==> flow/design.v <==
`timescale 1ns / 1ps
module JC_block(
    input [15:0] jmp_address_pm,
    input [15:0] current_address,
    input [5:0] op,
    input [1:0] flag_ex,
    input interrupt,
    input clk,
    input reset,
    output [15:0] jmp_loc,
    output pc_mux_sel
    );
    wire JV;
    wire JNV;
    wire JZ;
    wire JNZ;
    wire JMP;
    wire RET;
    wire [1:0] flag_mux_1;
    wire [1:0] flag_mux_2;
    reg [1:0] flag_reg;
    wire [15:0] nxt_address;
    wire [15:0] current_address_mux;
    reg [15:0] current_address_reg;
    wire [15:0] jmp_address_mux;
    reg F1;
    reg F2;
    assign JV =  ~op[5] & op[4] & op[3] & op[2] & ~op[1] & ~op[0] ;  
    assign JNV = ~op[5] & op[4] & op[3] & op[2] & ~op[1] & op[0] ;  
    assign JZ =  ~op[5] & op[4] & op[3] & op[2] & op[1] & ~op[0] ;  
    assign JNZ = ~op[5] & op[4] & op[3] & op[2] & op[1] & op[0] ;  
    assign JMP = ~op[5] & op[4] & op[3] & ~op[2] & ~op[1] & ~op[0] ;
    assign RET = ~op[5] & op[4] & ~op[3] & ~op[2] & ~op[1] & ~op[0] ;
    assign flag_mux_1 = (F2) ? flag_ex : flag_reg ;
    assign flag_mux_2 = (RET) ? flag_reg : flag_ex ;
    assign nxt_address = current_address + 1;
    assign current_address_mux = (interrupt)? nxt_address : current_address_reg ;
    assign jmp_address_mux = (F1) ? 'hf0000 : jmp_address_pm;
    assign jmp_loc = (RET) ? current_address_reg : jmp_address_mux ;
    assign pc_mux_sel = ( JV & flag_mux_2[0] ) | ( ~flag_mux_2[0] & JNV ) | ( JZ & flag_mux_2[1] ) | ( ~flag_mux_2[1] & JNZ ) | JMP | RET | F1 ;
    always @(posedge clk ) begin
        if (reset) begin
            flag_reg <= flag_mux_1 ;
            current_address_reg <= current_address_mux ;
            F1 <= interrupt;
            F2 <= interrupt;  
        end
        else begin
            flag_reg <= 0 ;
            current_address_reg <= 0 ;
            F1 <= 0 ;
            F2 <= 0 ;
        end
    end
endmodule  
`timescale 1ns / 1ps
module stall_control_block(
    input [5:0] op,
    input clk,
    input reset,
    output stall,
    output reg stall_pm
    );
    wire HLT;
    wire ld;
    wire JUMP;
    reg ldD0;
    reg jumpD0;
    reg jumpD1;
    assign HLT = op[0] & (~op[1]) & (~op[2]) & (~op[3]) & op[4] & (~op[5]);
    assign ld  = (~op[0]) & (~op[1]) & op[2] & (~op[3]) & op[4] & (~op[5]) & (~ldD0);
    assign JUMP = op[2] & op[3] & op[4] & (~op[5]) &( ~jumpD1);
    assign stall = HLT | ld | JUMP;
    always @(posedge clk)
    begin
			if(reset)begin
					ldD0 <= ld;
					jumpD0 <= JUMP;
					jumpD1 <= jumpD0;
					stall_pm <= stall;
            end
			else begin
					ldD0 <= 0;
					jumpD0 <= 0;
					jumpD1 <= 0;
					stall_pm <= 0;
			end
     end
endmodule
`timescale 1ns / 1ps
module program_memory_block(
    output [31:0] ins,
    output [15:0] current_address,
    input [15:0] jmp_loc,
    input pc_mux_sel,
    input [31:0] pm_rdata,
    input stall,
    input stall_pm,
    input reset,
    input clk
    );
    wire [31:0] PM_out;
    wire [15:0] hold_address_tmp;
    wire [15:0] next_address_tmp;
    wire [31:0] ins_prv_tmp;
	wire [31:0] ins_pm;
    assign PM_out = pm_rdata;
    reg [15:0] hold_address;
    reg [15:0] next_address;
    wire [15:0] CAJ;
    wire [15:0] CAR; 
    reg [31:0] ins_prv;
    assign CAJ = (stall == 1'b0) ? next_address : hold_address;
    assign CAR = (pc_mux_sel == 1'b0) ? CAJ : jmp_loc;
    assign current_address  = (reset == 1'b0) ? 16'b0 : CAR;
    assign ins_pm = (stall_pm == 1'b0) ? PM_out : ins_prv;
    assign ins = (reset == 1'b0) ? 32'b0 : ins_pm;
    assign hold_address_tmp = (reset == 1'b0) ? 16'b0 : current_address;
    assign next_address_tmp = (reset == 1'b0) ? 16'b0 : current_address + 16'b0000000000000001;
    assign ins_prv_tmp = (reset == 1'b0) ? 32'b0 : ins;
    always @ (posedge clk) begin
    if(reset)
       begin
            hold_address <= hold_address_tmp;
            next_address <= next_address_tmp;
            ins_prv <= ins_prv_tmp;
       end
       else begin
            hold_address <= 0;
            next_address <= 0;
            ins_prv <= 0;
       end
    end
endmodule
`timescale 1ns / 1ps
module Register_Bank_Block(
     input [15:0] ans_ex,
    input [15:0] ans_dm,
    input [15:0] ans_wb,
    input [15:0] imm,
    input [4:0] RA,
    input [4:0] RB,
    input [4:0] RW_dm,
    input [1:0] mux_sel_A,
    input [1:0] mux_sel_B,
    input imm_sel,
    input clk,
    output [15:0] A,
    output [15:0] B
    );
reg [15:0] RegBank [31:0];
reg [15:0] AR;
reg [15:0] BR;
wire [15:0] BI;
always @(posedge clk)
begin  
        AR <= RegBank[RA];
        BR <= RegBank[RB];
        RegBank[RW_dm] <= ans_dm;
end
assign A = (mux_sel_A == 2'b00) ? AR :
    (mux_sel_A == 2'b01) ? ans_ex :
    (mux_sel_A == 2'b10) ? ans_dm :
    (mux_sel_A == 2'b11) ? ans_wb : 0 ;
assign BI = (mux_sel_B == 2'b00) ? BR :
    (mux_sel_B == 2'b01) ? ans_ex :
    (mux_sel_B == 2'b10) ? ans_dm :
    (mux_sel_B == 2'b11) ? ans_wb : 0 ;
assign B = (imm_sel == 1'b0) ? BI : imm ;
endmodule
`timescale 1ns / 1ps
module execution_block(input [15:0] A,
                       input [15:0] B,
                       input [15:0] data_in,
                       input [5:0] op_dec,
                       input clk,
                       input reset,
                       output reg [15:0] ans_ex,
                       output reg [15:0] DM_data,
                       output reg [15:0] data_out,
                       output [1:0] flag_ex);
    wire [15:0] ans_tmp;
    wire [15:0] data_out_buff;
    reg [1:0] flag_prv;
    assign {flag_ex[0], ans_tmp} = (op_dec == 6'b000000) ? A + B :   
                                   (op_dec == 6'b000001) ? A + (~B) + 1 :   
                                   (op_dec == 6'b000010) ? {1'b0, B} :   
                                   (op_dec == 6'b000100) ? {1'b0, A & B} :   
                                   (op_dec == 6'b000101) ? {1'b0, A | B} :   
                                   (op_dec == 6'b000110) ? {1'b0, A ^ B} :   
                                   (op_dec == 6'b000111) ? {1'b0, ~B} :   
                                   (op_dec == 6'b001000) ? A + B :   
                                   (op_dec == 6'b001001) ? A + (~B) + 1 :   
                                   (op_dec == 6'b001010) ? {1'b0, B} :   
                                   (op_dec == 6'b001100) ? {1'b0, A & B} :   
                                   (op_dec == 6'b001101) ? {1'b0, A | B} :   
                                   (op_dec == 6'b001110) ? {1'b0, A ^ B} :   
                                   (op_dec == 6'b001111) ? {1'b0, ~B} :   
                                   (op_dec == 6'b010000) ? {1'b0, ans_ex} :   
                                   (op_dec == 6'b010001) ? {1'b0, ans_ex} :   
                                   (op_dec == 6'b010100) ? {1'b0, A} :   
                                   (op_dec == 6'b010101) ? {1'b0, A} :   
                                   (op_dec == 6'b010110) ? {1'b0, data_in} :   
                                   (op_dec == 6'b010111) ? {1'b0, ans_ex} :   
                                   (op_dec == 6'b011000) ? {1'b0, ans_ex} :   
                                   (op_dec == 6'b011001) ? {1'b0, A << B} :   
                                   (op_dec == 6'b011010) ? {1'b0, A >> B} :   
                                   (op_dec == 6'b011011) ? {1'b0, $signed(A) >>> B} :   
                                   (op_dec == 6'b011100) ? {flag_prv[0], ans_ex} :   
                                   (op_dec == 6'b011101) ? {flag_prv[0], ans_ex} :   
                                   (op_dec == 6'b011110) ? {flag_prv[0], ans_ex} :   
                                   (op_dec == 6'b011111) ? {flag_prv[0], ans_ex} :   
                                   {1'b0, 16'b0};   
    assign data_out_buff = (op_dec == 6'b010111) ? A : 0;   
    assign flag_ex[1] = (op_dec >= 6'b011100) ? flag_prv[1]:
                        (op_dec >= 6'b010000 & op_dec != 6'b010111) ? 0:
                         (ans_ex == 0) ? 1'b1 : 0;
    always @(posedge clk) begin
        if (reset) begin
            ans_ex <= ans_tmp;
            data_out <= data_out_buff;
            DM_data <= B;
            flag_prv <= flag_ex;
        end
        else begin
            ans_ex <= 0;
            data_out <= 0;
            DM_data <= 0;
            flag_prv <= 0;
        end
    end
endmodule  
`timescale 1ns / 1ps
module Data_Memory_Block(
    input [15:0] ans_ex,
    input [15:0] DM_data,
    input mem_rw_ex,
    input mem_en_ex,
    input mem_mux_sel_dm,
    input reset,
    input clk,
    output dm_en,
    output dm_we,
    output [15:0] dm_addr,
    output [15:0] dm_wdata,
    input [15:0] dm_rdata,
    output [15:0] ans_dm
    );
reg [15:0] Ex_out;
wire [15:0] DM_out;
assign dm_en = mem_en_ex;
assign dm_we = mem_rw_ex;
assign dm_addr = ans_ex;
assign dm_wdata = DM_data;
assign DM_out = dm_rdata;
always @(posedge clk)
begin
    if(reset)
       begin
            Ex_out <= ans_ex;
       end
       else begin
            Ex_out <= 0;
       end
end
assign ans_dm = (mem_mux_sel_dm == 1'b0)? Ex_out : DM_out;
endmodule
`timescale 1ns / 1ps
module dc_block(
input [31:0]ins,
input clk,
input reset,
output reg [15:0] imm,
output reg[5:0]op_dec,
output [4:0] RW_dm,
output [1:0] mux_sel_A,
output [1:0] mux_sel_B,
output reg imm_sel,
output reg mem_en_ex,
output reg mem_rw_ex,
output reg mem_mux_sel_dm
    );
wire JMP,Cond_J,LD_fb,Imm,ld,ST;
reg ld_dff,st_dff,lower_dff;
assign JMP = (~ins[31] && ins[30] && ins[29] && ~ins[28] && ~ins[27] && ~ins[26]);
assign Cond_J = (~ins[31] && ins[30] && ins[29] && ins[28]);
assign LD_fb = (~ins[31] && ins[30] && ~ins[29] && ins[28] && ~ins[27] && ~ins[26] && ~ld_dff);
assign Imm = (~ins[31] && ~ins[30] && ins[29]);
assign ld = (~ins[31] && ins[30] && ~ins[29] && ins[28] && ~ins[27] && ~ins[26]);
assign ST = (~ins[31] && ins[30] && ~ins[29] && ins[28] && ~ins[27] && ins[26]);
wire [5:0]op_dec_tmp;
wire [14:0]extendand;
wire [14:0]extend;
assign op_dec_tmp = (reset==0?5'b0:ins[31:26]);
wire JCnor,ld_fb_dff_tmp;
reg ld_fb_dff;
assign JCnor = ~(JMP || Cond_J || ld_dff);
assign ld_fb_dff_tmp  = (reset==0?0:ld_fb_dff);
assign extend = (JCnor==0?15'b0:15'b111111111111111);
assign extendand[0] = (extend[0] && ins[11]);    
assign extendand[1] = (extend[1] && ins[12]); 
assign extendand[2] = (extend[2] && ins[13]); 
assign extendand[3] = (extend[3] && ins[14]); 
assign extendand[4] = (extend[4] && ins[15]); 
assign extendand[5] = (extend[5] && ins[16]); 
assign extendand[6] = (extend[6] && ins[17]); 
assign extendand[7] = (extend[7] && ins[18]); 
assign extendand[8] = (extend[8] && ins[19]); 
assign extendand[9] = (extend[9] && ins[20]); 
assign extendand[10] = (extend[10] && ins[21]); 
assign extendand[11] = (extend[11] && ins[22]); 
assign extendand[12] = (extend[12] && ins[23]); 
assign extendand[13] = (extend[13] && ins[24]); 
assign extendand[14] = (extend[14] && ins[25]); 
wire ldand,ld_dff_tmp,st_dff_tmp,lower_dff_tmp;
assign ldand = (ld && ~ld_dff);
assign ld_dff_tmp = (reset==0?0:ldand);
assign st_dff_tmp = (reset==0?0:ST);
assign lower_dff_tmp = (reset==0?0:ins[26]);
wire loweror,lowerand,ldff1_tmp,ldff2_tmp,ldff3_tmp,ldff4_tmp;
reg ldff_2;
assign loweror = (ld_dff || st_dff);
assign lowerand = (loweror && ~lower_dff);
assign ldff1_tmp = (reset==0?0:lower_dff);
assign ldff2_tmp = (reset==0?0:lowerand);
assign ldff3_tmp = (reset==0?0:loweror);
assign ldff4_tmp = (reset==0?0:ldff_2);
wire immdff_tmp;
assign immdff_tmp = (reset==0?0:Imm);
wire [15:0]immreg_tmp;
assign immreg_tmp = (reset==0?0:ins[15:0]);
reg [4:0]r1,r2,r3,r4,r5,r6;
wire [4:0]r1_tmp,r2_tmp,r3_tmp,r4_tmp,r5_tmp,r6_tmp;
assign r1_tmp = (reset==0?0:extendand[9:5]);
assign r2_tmp = (reset==0?0:extendand[14:10]);
assign r3_tmp = (reset==0?0:r2);
assign r4_tmp = (reset==0?0:r3);
assign r5_tmp = (reset==0?0:r4);
assign r6_tmp = (reset==0?0:extendand[4:0]);
assign RW_dm = r4;
wire comp1,comp2,comp3,comp4,comp5,comp6;
wire a1,a2,a3,a4;
assign comp1 = (r1==r3?1:0);
assign comp2 = (r1==r4?1:0);
assign comp3 = (r5==r1?1:0);
assign comp4 = (r3==r6?1:0);
assign comp5 = (r6==r4?1:0);
assign comp6 = (r5==r6?1:0);
assign a1 = (~comp1 && comp2);
assign a2 = (~comp1 && ~comp2 && comp3);
assign a3 = (~comp4 && comp5);
assign a4 = (~comp4 && ~comp5 && comp6);
wire [1:0]enc1,enc2;
assign enc1 = ((1 && (comp1==0) && (a1==0) && (a2==0))==1?2'b00:
                ((1 && (comp1==1) && (a1==0) && (a2==0))==1?2'b01:
					 ( (1 && (comp1==0 || comp1==1) && (a1==1) && (a2==0))==1?2'b10:2'b11)));
assign enc2 = ((1 && (comp4==0) && (a3==0) && (a4==0))==1?2'b00:
                ((1 && (comp4==1) && (a3==0) && (a4==0))==1?2'b01:
					 ( (1 && (comp4==0 || comp4==1) && (a3==1) && (a4==0))==1?2'b10:2'b11)));
assign mux_sel_A = enc1;
assign mux_sel_B = enc2;
always @(posedge clk)
begin
op_dec <= op_dec_tmp;
ld_fb_dff <= ld_fb_dff_tmp;
ld_dff <= ld_dff_tmp;
st_dff <= st_dff_tmp;
lower_dff <= lower_dff_tmp;
mem_rw_ex <= ldff1_tmp;
ldff_2 <= ldff2_tmp;
mem_mux_sel_dm <= ldff4_tmp;
mem_en_ex <= ldff3_tmp;
imm_sel <= immdff_tmp;
imm <= immreg_tmp;
r1 <= r1_tmp;
r2 <= r2_tmp;
r3 <= r3_tmp;
r4 <= r4_tmp;
r5 <= r5_tmp;
r6 <= r6_tmp;
end
endmodule
`timescale 1ns / 1ps
module write_back_block(
    input [15:0] ans_dm,
    input clk,
    input reset,
    output reg [15:0] ans_wb
    );
    always @(posedge clk)
    begin
       if(reset)
       begin
            ans_wb  <= ans_dm;
       end
       else begin
            ans_wb <= 0;
       end
    end
endmodule
`timescale 1ns / 1ps
module MIPS(
    input [15:0] data_in,
    input clk,
    input interrupt,
    input reset,
    output [15:0] data_out,
    output [15:0] pm_addr,
    input [31:0] pm_rdata,
    output dm_en,
    output dm_we,
    output [15:0] dm_addr,
    output [15:0] dm_wdata,
    input [15:0] dm_rdata
    );
wire [31:0] ins;
wire [15:0] A;
wire [15:0] B;
wire [15:0] Current_Address;
wire [15:0] ans_ex;
wire [15:0] ans_dm;
wire [15:0] ans_wb;
wire [1:0] mux_sel_A;
wire [1:0] mux_sel_B;
wire imm_sel;
assign pm_addr = Current_Address;
wire stall,stall_pm,pc_mux_sel;
wire [15:0] jmp_loc;
wire [1:0] flag_ex;
wire [15:0] DM_data;
wire [15:0] imm;
wire [5:0] op_dec;
wire [4:0] RW_dm;
wire mem_en_ex,mem_rw_ex,mem_mux_sel_dm;
JC_block jc(
    .jmp_address_pm(ins[14:0]),
    .current_address(Current_Address),
    .op(ins[31:26]),
    .flag_ex(flag_ex),
    .interrupt(interrupt),
    .clk(clk),
    .reset(reset),
    .jmp_loc(jmp_loc),
    .pc_mux_sel(pc_mux_sel)
    );
stall_control_block sc(
    .op(ins[31:26]),
    .clk(clk),
    .reset(reset),
    .stall(stall),
    .stall_pm(stall_pm)
    );
program_memory_block pm(
    .ins(ins),
    .current_address(Current_Address),
    .jmp_loc(jmp_loc),
    .pc_mux_sel(pc_mux_sel),
    .pm_rdata(pm_rdata),
    .stall(stall),
    .stall_pm(stall_pm),
    .reset(reset),
    .clk(clk)
    );
Register_Bank_Block reg_bank(
    .ans_ex(ans_ex),
    .ans_dm(ans_dm),
    .ans_wb(ans_wb),
    .imm(imm),
    .RA(ins[20:16]),
    .RB(ins[15:11]),
    .RW_dm(RW_dm),
    .mux_sel_A(mux_sel_A),
    .mux_sel_B(mux_sel_B),
    .imm_sel(imm_sel),
    .clk(clk),
    .A(A),
    .B(B)
    );
execution_block ex(
		.A(A),
		.B(B),
      .data_in(data_in),
      .op_dec(op_dec),
      .clk(clk),
      .reset(reset),
      .ans_ex(ans_ex),
      .DM_data(DM_data),
      .data_out(data_out),
      .flag_ex(flag_ex)
		);
Data_Memory_Block dm(
	 .ans_ex(ans_ex),
    .DM_data(DM_data),
    .mem_rw_ex(mem_rw_ex),
    .mem_en_ex(mem_en_ex),
    .mem_mux_sel_dm(mem_mux_sel_dm),
    .reset(reset),
    .clk(clk),
    .dm_en(dm_en),
    .dm_we(dm_we),
    .dm_addr(dm_addr),
    .dm_wdata(dm_wdata),
    .dm_rdata(dm_rdata),
    .ans_dm(ans_dm)
    );
dc_block dc(
	 .ins(ins),
    .clk(clk),
	 .reset(reset),
    .imm(imm),
    .op_dec(op_dec),
    .RW_dm(RW_dm),
    .mux_sel_A(mux_sel_A),
    .mux_sel_B(mux_sel_B),
    .imm_sel(imm_sel),
    .mem_en_ex(mem_en_ex),
    .mem_rw_ex(mem_rw_ex),
    .mem_mux_sel_dm(mem_mux_sel_dm)
    );
write_back_block wb(
    .ans_dm(ans_dm),
    .clk(clk),
    .reset(reset),
    .ans_wb(ans_wb)
    );
endmodule
# Tool chain data of MIPS

What the tools print for MIPS, step after step.
Line numbers count from 1 in the design file above.
Operators: Yosys type, input widths -> output width; for muxes data width and select width s.
Library cell names are shortened.
Not given: --

Top: MIPS
Clock: clk
Library: sky130hd
Library corner: tt_025C_1v80

# Word-level counts

Source: Yosys, flattened and elaborated, memories not mapped. Widths are those after wreduce. Print and check cells do not count.
Yosys's memory passes give these memory sizes; they may raise the number of words (mostly to a power of two), join words into wider ones and drop unused or constant bits.

Register bits: 229
Bits in latches: 0
Bits in writable memories: 512
ROM bits: 0
Clocked read ports x word width: 32
Memory cells: 1
Input bits: 67
Output and inout port bits: 66
Cells after elaboration: 287

Add/sub/neg operators: 5
$mul: 0
Divide/modulo/power cells: 0
Order comparisons: 2
Eq/ne operators: 54
Shift operators: 3
Multiplexer cells: 62
Bitwise logic cells: 69
Reduce/logical cells: 59

Memory list:

| memory           | words | bits a word | rd ports | wr ports | line | RTL |
| reg_bank.RegBank | 32    | 16          | 2        | 1        | 151  | `reg [15:0] RegBank [31:0];` |

Operators with widths:

| kind                       | number |
| $mux 17                    | 28 |
| $mux 16                    | 14 |
| $logic_and 32x1->1 const A | 4 |
| $ne 21x1->1 const B        | 4 |
| $eq 6x5->1 const B         | 14 |
| $mux 32                    | 2 |
| $logic_and 1x1->1          | 46 |
| $eq 6x4->1 const B         | 7 |
| $and 1x1->1                | 36 |
| $ne 18x1->1 const B        | 2 |
| $add 16x1->16 const B      | 2 |
| $ne 15x1->1 const B        | 2 |
| $eq 5x5->1                 | 6 |
| $mux 15                    | 2 |
| $eq 6x3->1 const B         | 4 |
| $not 1->1                  | 20 |
| $add 16x16->17             | 1 |
| $add 16x17->17             | 1 |
| $not 16->17                | 1 |
| $add 17x1->17 const B      | 1 |
| $and 16x16->16             | 1 |
| $or 16x16->16              | 1 |
| $xor 16x16->16             | 1 |
| $shl 16x16->16             | 1 |
| $shr 16x16->16             | 1 |
| $sshr 16x16->16            | 1 |
| $not 16->16                | 1 |
| $logic_not 16->1           | 1 |

Other operator kinds: 15; their cells: 49.

# Logic depth

Yosys ltp: most cells in a row. Word level: on the elaborated netlist, between registers, memories and ports. Mapped: between sequential cells and ports; inverters and the memories' decode and read muxes count.

Word-level depth: 54
ABC_AREA: 1
Mapped depth: 46
Depth with buffers taken out: 41

# After synthesis

Source: synth_stat.txt of the flow (Yosys; design flattened, memories mapped). It holds for the ABC_AREA given above (unset counts as 0); a run with the other value may have another netlist.

Standard cells after synthesis: 4885
Chip area (Yosys): 40535.1 um2
Area of sequential cells: 20139.3 um2
Flip-flops: 750
Buffers: 328

Cell types:

| cell type | number | area in all (um2) |
| edfxtp_1  | 512    | 1.54E+04 |
| dfxtp_1   | 238    | 4764.57 |
| o21ai_0   | 664    | 3.32E+03 |
| nor2_1    | 847    | 3.18E+03 |
| nand2_1   | 752    | 2.82E+03 |
| o221ai_1  | 230    | 2.01E+03 |
| inv_1     | 381    | 1.43E+03 |
| nand3_1   | 274    | 1.37E+03 |
| clkbuf_1  | 266    | 998.458 |
| ha_1      | 49     | 613.088 |
| a31oi_1   | 66     | 412.896 |
| xor2_1    | 47     | 411.645 |
| a21oi_1   | 82     | 410.394 |
| nand4_1   | 60     | 375.36 |
| o211ai_1  | 44     | 330.317 |
| o22ai_1   | 36     | 225.216 |
| buf_2     | 35     | 175.168 |
| nand2_4   | 13     | 146.39 |

Other cell types: 45; their cells: 289.

# Worst setup path after synthesis

Source: OpenSTA report_checks on the synthesized netlist (no wires, ideal clock, input and output delay 20% of the period each), path of least setup slack; recovery checks are left aside. Register names are those of the netlist, which keeps one name where synthesis merged equal registers.

Kind: input-to-output
From: input dm_rdata[2]
To: output pm_addr[15]
Period: 12.0 ns
External input delay: 2.400 ns
External output delay: 2.400 ns
Launch time at the first pin: 2.400 ns
Data arrival time: 6.567 ns
Data required time: 9.600 ns
Path slack: 3.033 ns
Delay of the path: 4.167 ns
Stages on the path: 30
Buffers on the path: 4
Synthesis period reached: 8.967 ns

"delay of the path" is the arrival time less input delay plus setup time.
A path that ends at an output port has no setup time.
"stages on the path" counts driving pins, that of a launching flip-flop among them; a cell with two outputs on the path counts twice.
"synthesis period reached" is the clock period less the worst setup slack; recovery checks do not enter. This is arithmetic on one report: input and output delays are still those of the set period (20% each).
Between the ends stands the longest chain of elaborated cells between them, by number of cells; it is not shown to be the way that was timed. Of several equally long chains one is given.
A line is the first line of the expression or statement that the cell stems from. Yosys adds cells for indexed reads and writes and turns some case tables into memories.

Path through: inv_1 nand2_1 o21ai_0 inv_1 a22oi_1 nand3_1 nand2_1 o21ai_0 inv_1 buf_4 clkbuf_1 ha_1 buf_2 o31ai_1 nand2_1 nand2_1 a21oi_1 o21ai_2 nand3_1 nand2_1 nand2_1 o2111ai_1 inv_2 nand2_1 nand2_1 nand3_1 nand3_2 buf_4 a211o_1 a21oi_1
Cells in the longest elaborated chain: 28
Elaborated cells between the ends (all ways): 33
Classes of those cells: 3 x add/sub; 20 x mux; 10 x logic

Ends and longest elaborated chain, after synthesis:

| what                    | line | RTL |
| from (decl)             | 414  | `input [15:0] dm_rdata` |
| $mux 16                 | 266  | `assign ans_dm = (mem_mux_sel_dm == 1'b0)? Ex_out : DM_out;` |
| $mux 16                 | 167  | `(mux_sel_B == 2'b10) ? ans_dm :` |
| $mux 16                 | 166  | `(mux_sel_B == 2'b01) ? ans_ex :` |
| $mux 16                 | 165  | `assign BI = (mux_sel_B == 2'b00) ? BR :` |
| $mux 16                 | 169  | `assign B = (imm_sel == 1'b0) ? BI : imm ;` |
| $not 16->17             | 193  | `(op_dec == 6'b001001) ? A + (~B) + 1 :` |
| $add 16x17->17          | 193  |  |
| (+9 left out)           | --   |  |
| $mux 17                 | 185  | `assign {flag_ex[0], ans_tmp} = (op_dec == 6'b000000) ? A + B :` |
| $mux 2                  | 35   | `assign flag_mux_2 = (RET) ? flag_reg : flag_ex ;` |
| $not 1->1               | 40   | `assign pc_mux_sel = ( JV & flag_mux_2[0] ) \| ( ~flag_mux_2[0] & JNV ) \| ( JZ & flag_mux_2[1] ) \| ( ~flag_mux_2 ...` |
| $and 1x1->1             | 40   |  |
| $or 1x1->1 (6 in a row) | 40   |  |
| $mux 16                 | 114  | `assign CAR = (pc_mux_sel == 1'b0) ? CAJ : jmp_loc;` |
| $mux 16                 | 115  | `assign current_address  = (reset == 1'b0) ? 16'b0 : CAR;` |
| to (decl)               | 408  | `output [15:0] pm_addr,` |

Some nets on the timed path still bear RTL names; the line given drives or declares the net.

Named nets, after synthesis:

| signal    | line |
| ans_dm[2] | 266 |

# Worst path after layout

From the final timing report of stored run 1: the path of least setup slack in the routed layout; clock arrival at registers is part of the times.

Kind: input-to-output
From: input dm_rdata[0]
To: output pm_addr[7]
Period: 11.7 ns
External input delay: 2.34 ns
External output delay: 2.34 ns
Launch time at the first pin: 2.34 ns
Data arrival time: 8.18 ns
Data required time: 9.36 ns
Path slack: 1.18 ns
Stages on the path: 32
Buffers on the path: 4

Path through: clkdlybuf4s50_1 inv_1 nand2_1 o21ai_0 nand2_1 o21ai_0 o21ai_0 inv_1 ha_1 inv_1 fa_1 a21oi_1 o21bai_1 a21oi_1 o21ai_1 nand2_1 nand2_1 nand3_1 nand2_1 o21ai_1 inv_1 o2111ai_1 buf_4 inv_2 nand2_1 nand4_1 nand3_2 buf_4 o21ai_0 nand3_1 inv_1 clkdlybuf4s50_1
Elaborated cells between the ends (all ways): 33
Classes of those cells: 3 x add/sub; 20 x mux; 10 x logic

Ends and longest elaborated chain, after layout:

| what        | line | RTL |
| from (decl) | 414  | `input [15:0] dm_rdata` |
| to (decl)   | 408  | `output [15:0] pm_addr,` |

Chain of elaborated cells between the ends: none given.
Some nets on the timed path still bear RTL names; the line given drives or declares the net.

Named nets, after layout:

| signal | line | RTL |
| A[0]   | 161  | `assign A = (mux_sel_A == 2'b00) ? AR :` |

Subject: MIPS on sky130hd, stored results

Hello all,

Flow measurements of MIPS on sky130hd: 4 stored runs with different settings, listed in no order. Input and output delays are each 20% of the period that was set; the output load is 0.01 pF.
By "period achieved" is meant the clock period of the run minus its worst setup slack. This is arithmetic on one report: input and output delays are still those of the set period (20% each).
"allowed time less slack (worst setup path)" is the time allowed to the run's worst setup path (the clock period less input and output delay, where it has them) less its slack. Clock arrival times count: a late capture clock shortens it, a late launch clock lengthens it.
By "overall power" is meant OpenSTA's value without simulated activity: inputs other than the clock are taken to toggle once in ten clock periods, and the tool carries that through the logic.
A setting shown as n/a is not set for that run.
Results: n/a = not shown.

| setting or result                               | stored run 1    | stored run 2    | stored run 3 | stored run 4    |
| ABC_AREA                                        | 1               | 1               | 0            | n/a             |
| CAP_MARGIN                                      | 40              | 40              | 20           | 15              |
| CELL_PAD_IN_SITES_DETAIL_PLACEMENT              | 1               | 1               | n/a          | 2               |
| CELL_PAD_IN_SITES_GLOBAL_PLACEMENT              | 2               | 2               | 1            | n/a             |
| CORE_ASPECT_RATIO                               | 1.71            | 1.71            | 1.95         | n/a             |
| CORE_MARGIN                                     | 10              | 10              | 5            | 10              |
| CORE_UTILIZATION                                | 23              | 23              | 57           | 40              |
| CTS_CLUSTER_DIAMETER                            | 205             | 205             | 227          | 391             |
| GPL_ROUTABILITY_DRIVEN                          | 1               | 1               | 1            | 0               |
| GPL_TIMING_DRIVEN                               | 1               | 1               | 0            | 0               |
| HOLD_SLACK_MARGIN                               | -0.01           | -0.01           | n/a          | n/a             |
| SETUP_SLACK_MARGIN                              | 0.1             | n/a             | 0.02         | 0.2             |
| period_ns                                       | 11.7            | 11.7            | 15.1         | 12.0            |
| SLEW_MARGIN                                     | 20              | 20              | 20           | 20              |
| MAX_ROUTING_LAYER                               | n/a             | met4            | met5         | met4            |
| TNS_END_PERCENT                                 | n/a             | 70              | n/a          | n/a             |
| MIN_ROUTING_LAYER                               | n/a             | n/a             | met2         | met1            |
| PLACE_DENSITY                                   | n/a             | n/a             | 0.49         | n/a             |
| CTS_CLUSTER_SIZE                                | n/a             | n/a             | n/a          | 52              |
| PLACE_DENSITY_LB_ADDON                          | n/a             | n/a             | n/a          | 0.13            |
| cell area after synthesis (um2)                 | 40535.1         | 40535.1         | n/a          | 40452.5         |
| allowed time less slack (worst setup path) (ns) | 5.84            | 5.81            | n/a          | 6.91            |
| worst setup path type                           | input-to-output | input-to-output | n/a          | input-to-output |
| period achieved (ns)                            | 10.516          | 10.493          | n/a          | 11.705          |
| setup slack of the worst path (ns)              | 1.184           | 1.207           | n/a          | 0.295           |
| overall power (mW)                              | 8.039           | 8.212           | n/a          | 6.645           |
| worst hold slack (ns)                           | 0.411           | 0.407           | n/a          | 0.437           |
| standard-cell area of the final layout (um2)    | 47792.1         | 47864.7         | n/a          | 44948.1         |
| sum of negative setup slack (ns)                | 0.000           | 0.000           | n/a          | 0.000           |
| die size (um2)                                  | 194039.0        | 194039.0        | n/a          | 114251.0        |
| utilization in the final report (%)             | 27.3            | 27.3            | n/a          | 44.8            |

Stored run 3: incomplete, routing halted on GRT-0116

Thanks
